==> flow/design.v <==
`timescale 1ns / 1ps
module axi_to_apb_bridge (
    input  logic        clk,
    input  logic        rst_n,
    input  logic [31:0] awaddr,
    input  logic        awvalid,
    output logic        awready,
    input  logic [31:0] wdata,
    input  logic        wvalid,
    output logic        wready,
    output logic        bvalid,
    input  logic        bready,
    output logic        PSEL,
    output logic        PENABLE,
    output logic        PWRITE,
    output logic [31:0] PADDR,
    output logic [31:0] PWDATA
);
    typedef enum logic [2:0] {IDLE, SETUP, ACCESS, WAIT_DONE} state_t;
    state_t state;
    logic [31:0] addr_reg;
    int burst_cnt;
    localparam int burst_len = 4;
    always_ff @(posedge clk or negedge rst_n) begin
        if (!rst_n) begin
            state     <= IDLE;
            awready   <= 0;
            wready    <= 0;
            bvalid    <= 0;
            PSEL      <= 0;
            PENABLE   <= 0;
            PWRITE    <= 0;
            PADDR     <= 0;
            PWDATA    <= 0;
            addr_reg  <= 0;
            burst_cnt <= 0;
        end else begin
            case (state)
                IDLE: begin
                    if (awvalid) begin
                        awready <= 1;
                    end
                    if (awvalid && awready) begin
                        addr_reg  <= awaddr;
                        burst_cnt <= 0;
                        awready   <= 0;
                        state     <= SETUP;
                    end
                end
                SETUP: begin
                    if (wvalid) begin
                        wready  <= 1;
                        PADDR   <= addr_reg;
                        PWDATA  <= wdata;
                        PWRITE  <= 1;
                        PSEL    <= 1;
                        state   <= ACCESS;
                    end
                end
                ACCESS: begin
                    wready  <= 0;
                    PENABLE <= 1;
                    state   <= WAIT_DONE;
                end
                WAIT_DONE: begin
                    PENABLE <= 0;
                    PSEL    <= 0;
                    PWRITE  <= 0;
                    burst_cnt <= burst_cnt + 1;
                    addr_reg  <= addr_reg + 4;
                    if (burst_cnt == burst_len - 1) begin
                        bvalid <= 1;
                        state  <= IDLE;
                    end else begin
                        state <= SETUP;
                    end
                end
            endcase
            if (bvalid && bready) begin
                bvalid <= 0;
                awready <= 1;
                burst_cnt  <= 0;
            end
        end
    end
endmodule
[Step by step through the tools: axi_to_apb_bridge]
What the tools print for axi_to_apb_bridge, step after step.
Lines are those of the file above, counted from 1.
Operators: Yosys type, input widths -> output width; for muxes data width and select width s.
The mark n/a stands for no value.
Inputs
  top: axi_to_apb_bridge
  clock: clk
  cell library: sky130hd
  timing corner: tt_025C_1v80

[After elaboration]
Source: Yosys, flattened and elaborated, memories not mapped. Widths are those after wreduce. Registers that Yosys merges into a memory's read port (data or address) are not register bits. Print and check cells do not count. Equal cells are merged and count once.
Storage and ports
  register bits after elaboration: 136
  latch bits: 0
  RAM bits: 0
  bits in read-only memories: 0
  word width x clocked read ports: 0
  memory cells: 0
  input port bits: 69
Operators by class
  add/subtract/negate cells: 2
  multipliers: 0
  div/mod/pow operators: 0
  magnitude comparators: 0
  equality and inequality tests: 7
  shifts and indexed selects: 0
  mux-type cells: 20
  bitwise gates (word level): 0
  reduce/logical cells: 21
Operator list (number)
  $pmux 32 s2: 2
  $mux 32: 3
  $add 32x2->32 const B: 1
  $add 32x3->32 const B: 1
  $eq 32x3->1 const B: 1
  $reduce_and 2->1: 7
  $reduce_bool 2->1: 7
  $pmux 3 s4: 1
  $mux 1: 9
  $eq 3x2->1 const B: 2
  $reduce_bool 3->1: 2
  $mux 3: 2
  $pmux 1 s2: 3
  $ne 2x2->1 const B: 2
  $reduce_bool 4->1: 1
  $eq 3x1->1 const B: 1
  $ne 3x3->1 const B: 1
  $logic_not 3->1: 1
  $reduce_and 3->1: 1
  $logic_and 1x1->1: 2

[Longest topological paths]
Yosys ltp: most cells in a row. Word level: on the elaborated netlist, between registers, memories and ports. Mapped: between sequential cells and ports; inverters and the memories' decode and read muxes count.
Depth
  word-level depth: 4
  ABC_AREA: 0
  gate-level depth with buffers: 7
  gate-level depth less buffers: 6

[Synthesis result]
Yosys stat after the flow's synthesis: flattened, memories mapped to cells. It holds for the ABC_AREA given above (unset counts as 0); a run with the other value may have another netlist.
The area totals of this step are shown rounded.
Cell types (number)
  sky130_fd_sc_hd__dfrtp_1: 136
  sky130_fd_sc_hd__mux2_2: 84
  sky130_fd_sc_hd__nand2_1: 65
  sky130_fd_sc_hd__mux2i_1: 21
  sky130_fd_sc_hd__nand3_1: 38
  sky130_fd_sc_hd__a21oi_1: 36
  sky130_fd_sc_hd__o22ai_1: 25
  sky130_fd_sc_hd__nand4_1: 22
  sky130_fd_sc_hd__nor2_1: 35
  sky130_fd_sc_hd__o21ai_0: 26
  sky130_fd_sc_hd__nor4_1: 13
  sky130_fd_sc_hd__clkbuf_1: 18
  sky130_fd_sc_hd__nor4_4: 3
  sky130_fd_sc_hd__xor2_1: 6
  sky130_fd_sc_hd__and3_1: 8
  sky130_fd_sc_hd__nor3_1: 9
  sky130_fd_sc_hd__a31oi_1: 6
  sky130_fd_sc_hd__inv_1: 10
Other cell types: 41; their cells: 82.
Mapped netlist
  cell count: 643
  synthesis area: 6800 um^2
  flip-flop cells: 137

[Timing after synthesis]
Path of least setup slack by OpenSTA after synthesis, without wires, with an ideal clock, recovery checks aside; 20% of the period is set as input and as output delay. Where synthesis merged equal registers, the netlist keeps one of their names.
Path post-synthesis
  kind: input -> register
  start point: input bready
  end point: register burst_cnt[11]
  clock period: 5000 ps
  external input delay: 1000 ps
  time at the first pin: 1000 ps
  data arrival time: 2179 ps
  path slack: 2703 ps
  delay of the path: 1297 ps
  stages: 6
  buffers on the path: 1
  period reached after synthesis: 2297 ps
"delay of the path" = arrival - input delay + setup time.
"stages": output pins that drive a net of the path, with the launching flip-flop's if there is one; two outputs of one cell count as two.
"period reached after synthesis" is the clock period less the worst setup slack; recovery checks do not enter. This is arithmetic on one report: input and output delays are still those of the set period (20% each).
The rows between start and end are the longest chain of elaborated cells between them; the timing report does not say that the signal goes this way. Where chains are equally long, one stands for them.
Each line given opens the expression or statement behind the cell; cells for indexed reads and writes are added by Yosys, which also makes memories of some case tables.
A register here has more assigning lines than the two given.
On the way, post-synthesis
  cell sequence: sky130_fd_sc_hd__nand2_1 > sky130_fd_sc_hd__clkbuf_1 > sky130_fd_sc_hd__a311oi_1 > sky130_fd_sc_hd__nand2_1 > sky130_fd_sc_hd__o2bb2ai_1 > sky130_fd_sc_hd__a21o_1
  cells in the longest elaborated chain: 3
  elaborated cells between the ends (all ways): 5
  source lines of those cells: 1
  those cells by class: eq/ne: 1; mux: 1; reduce/logical: 3
Ends and longest elaborated chain, post-synthesis
  from (decl): RTL line 12  | input  logic        bready,
  $logic_and 1x1->1: RTL line 79  | if (bvalid && bready) begin
  $reduce_bool 3->1
  $reduce_and 2->1
  to (assign): RTL line 69  | burst_cnt <= burst_cnt + 1;
  to (assign): RTL line 82  | burst_cnt  <= 0;
  to (decl): RTL line 22  | int burst_cnt;

[Timing after layout]
From the final timing report of stored run 1: the path of least setup slack in the routed layout; clock arrival at registers is part of the times.
The report prints the path's times to 10 ps; the period is as set.
Path post-layout
  kind: input -> register
  start point: input awvalid
  end point: register burst_cnt[11]
  clock period: 3780 ps
  external input delay: 760 ps
  time at the first pin: 760 ps
  data arrival time: 3000 ps
  path slack: 1150 ps
  stages: 6
  buffers on the path: 1
The rows between start and end are the longest chain of elaborated cells between them; the timing report does not say that the signal goes this way. Where chains are equally long, one stands for them.
A register here has more assigning lines than the two given.
On the way, post-layout
  cell sequence: sky130_fd_sc_hd__clkdlybuf4s50_1 > sky130_fd_sc_hd__nand3_2 > sky130_fd_sc_hd__a311oi_1 > sky130_fd_sc_hd__nand2_1 > sky130_fd_sc_hd__nor4b_1 > sky130_fd_sc_hd__a21o_1
  cells in the longest elaborated chain: 4
  elaborated cells between the ends (all ways): 6
  source lines of those cells: 3
  those cells by class: eq/ne: 1; mux: 3; reduce/logical: 2
Ends and longest elaborated chain, post-layout
  from (decl): RTL line 6  | input  logic        awvalid,
  $logic_and 1x1->1: RTL line 43  | if (awvalid && awready) begin
  $mux 32: RTL line 43
  $pmux 32 s2: RTL line 38  | case (state)
  $mux 32: RTL line 79  | if (bvalid && bready) begin
  to (assign): RTL line 69  | burst_cnt <= burst_cnt + 1;
  to (assign): RTL line 82  | burst_cnt  <= 0;
  to (decl): RTL line 22  | int burst_cnt;

==> runs of axi_to_apb_bridge <==
Flow measurements of axi_to_apb_bridge on sky130hd: 6 stored runs with different settings, listed in no order. Input and output delays are each 20% of the period that was set; the output load is 0.01 pF.
"critical setup path time" means the part of the period allowed to the worst setup path (the constraints hold back 20% at inputs and 20% at outputs) less its slack; where the path has registers, the arrival times of their clocks count too.
"total power of the final layout" is the tool's figure for a default switching activity; nothing was simulated.
"critical setup path time" is known to 10 ps.
The results are shown rounded.

==> stored run 1: settings <==
{ "CORE_UTILIZATION": 40, "period_ns": 3.78, "CAP_MARGIN": 20, "CORE_MARGIN": 2, "SLEW_MARGIN": 20 }
==> stored run 1: results <==
die footprint: 18000 um^2
post-route utilization: 54%
worst setup slack after layout: 1200 ps
critical setup path time: 1870 ps
worst setup path kind: input -> register
area of the synthesized netlist: 6800 um^2
total negative setup slack: 0 ps
total power of the final layout: 6.7 mW

==> stored run 2: settings <==
{ "ABC_AREA": 0, "CAP_MARGIN": 0, "CELL_PAD_IN_SITES_DETAIL_PLACEMENT": 1, "CELL_PAD_IN_SITES_GLOBAL_PLACEMENT": 3, "CORE_UTILIZATION": 61, "CTS_CLUSTER_SIZE": 68, "GPL_ROUTABILITY_DRIVEN": 1, "GPL_TIMING_DRIVEN": 1, "HOLD_SLACK_MARGIN": 0.28, "MAX_ROUTING_LAYER": "met5", "MIN_ROUTING_LAYER": "met2", "SLEW_MARGIN": 5, "period_ns": 4.02, "CORE_MARGIN": 2 }
==> stored run 2: results <==
incomplete, placement halted on GPL-0301

==> stored run 3: settings <==
{ "ABC_AREA": 1, "CELL_PAD_IN_SITES_DETAIL_PLACEMENT": 1, "CORE_MARGIN": 5, "CORE_UTILIZATION": 52, "CTS_CLUSTER_DIAMETER": 342, "GPL_ROUTABILITY_DRIVEN": 0, "GPL_TIMING_DRIVEN": 0, "MIN_ROUTING_LAYER": "met2", "SETUP_SLACK_MARGIN": 0.25, "TNS_END_PERCENT": 50, "period_ns": 2.43, "CAP_MARGIN": 20, "SLEW_MARGIN": 20 }
==> stored run 3: results <==
incomplete, clock tree synthesis halted on DPL-0033

==> stored run 4: settings <==
{ "CORE_UTILIZATION": 68, "period_ns": 3.26, "CAP_MARGIN": 20, "CORE_MARGIN": 2, "SLEW_MARGIN": 20 }
==> stored run 4: results <==
die footprint: 11000 um^2
post-route utilization: 92%
worst setup slack after layout: 570 ps
critical setup path time: 2690 ps
worst setup path kind: register -> register
area of the synthesized netlist: 6800 um^2
total negative setup slack: 0 ps
total power of the final layout: 8.8 mW

==> stored run 5: settings <==
{ "ABC_AREA": 0, "CAP_MARGIN": 0, "CELL_PAD_IN_SITES_DETAIL_PLACEMENT": 1, "CELL_PAD_IN_SITES_GLOBAL_PLACEMENT": 3, "CORE_UTILIZATION": 21, "CTS_CLUSTER_SIZE": 68, "GPL_ROUTABILITY_DRIVEN": 1, "GPL_TIMING_DRIVEN": 1, "HOLD_SLACK_MARGIN": 0.28, "MAX_ROUTING_LAYER": "met5", "MIN_ROUTING_LAYER": "met2", "SLEW_MARGIN": 10, "period_ns": 4.02, "CORE_MARGIN": 2 }
==> stored run 5: results <==
die footprint: 34000 um^2
post-route utilization: 29%
worst setup slack after layout: 1300 ps
critical setup path time: 1930 ps
worst setup path kind: input -> register
area of the synthesized netlist: 6800 um^2
total negative setup slack: 0 ps
total power of the final layout: 6.7 mW

==> stored run 6: settings <==
{ "CORE_UTILIZATION": 40, "period_ns": 3.26, "CAP_MARGIN": 20, "CORE_MARGIN": 2, "SLEW_MARGIN": 20 }
==> stored run 6: results <==
die footprint: 18000 um^2
post-route utilization: 54%
worst setup slack after layout: 820 ps
critical setup path time: 1790 ps
worst setup path kind: input -> register
area of the synthesized netlist: 6800 um^2
total negative setup slack: 0 ps
total power of the final layout: 7.8 mW
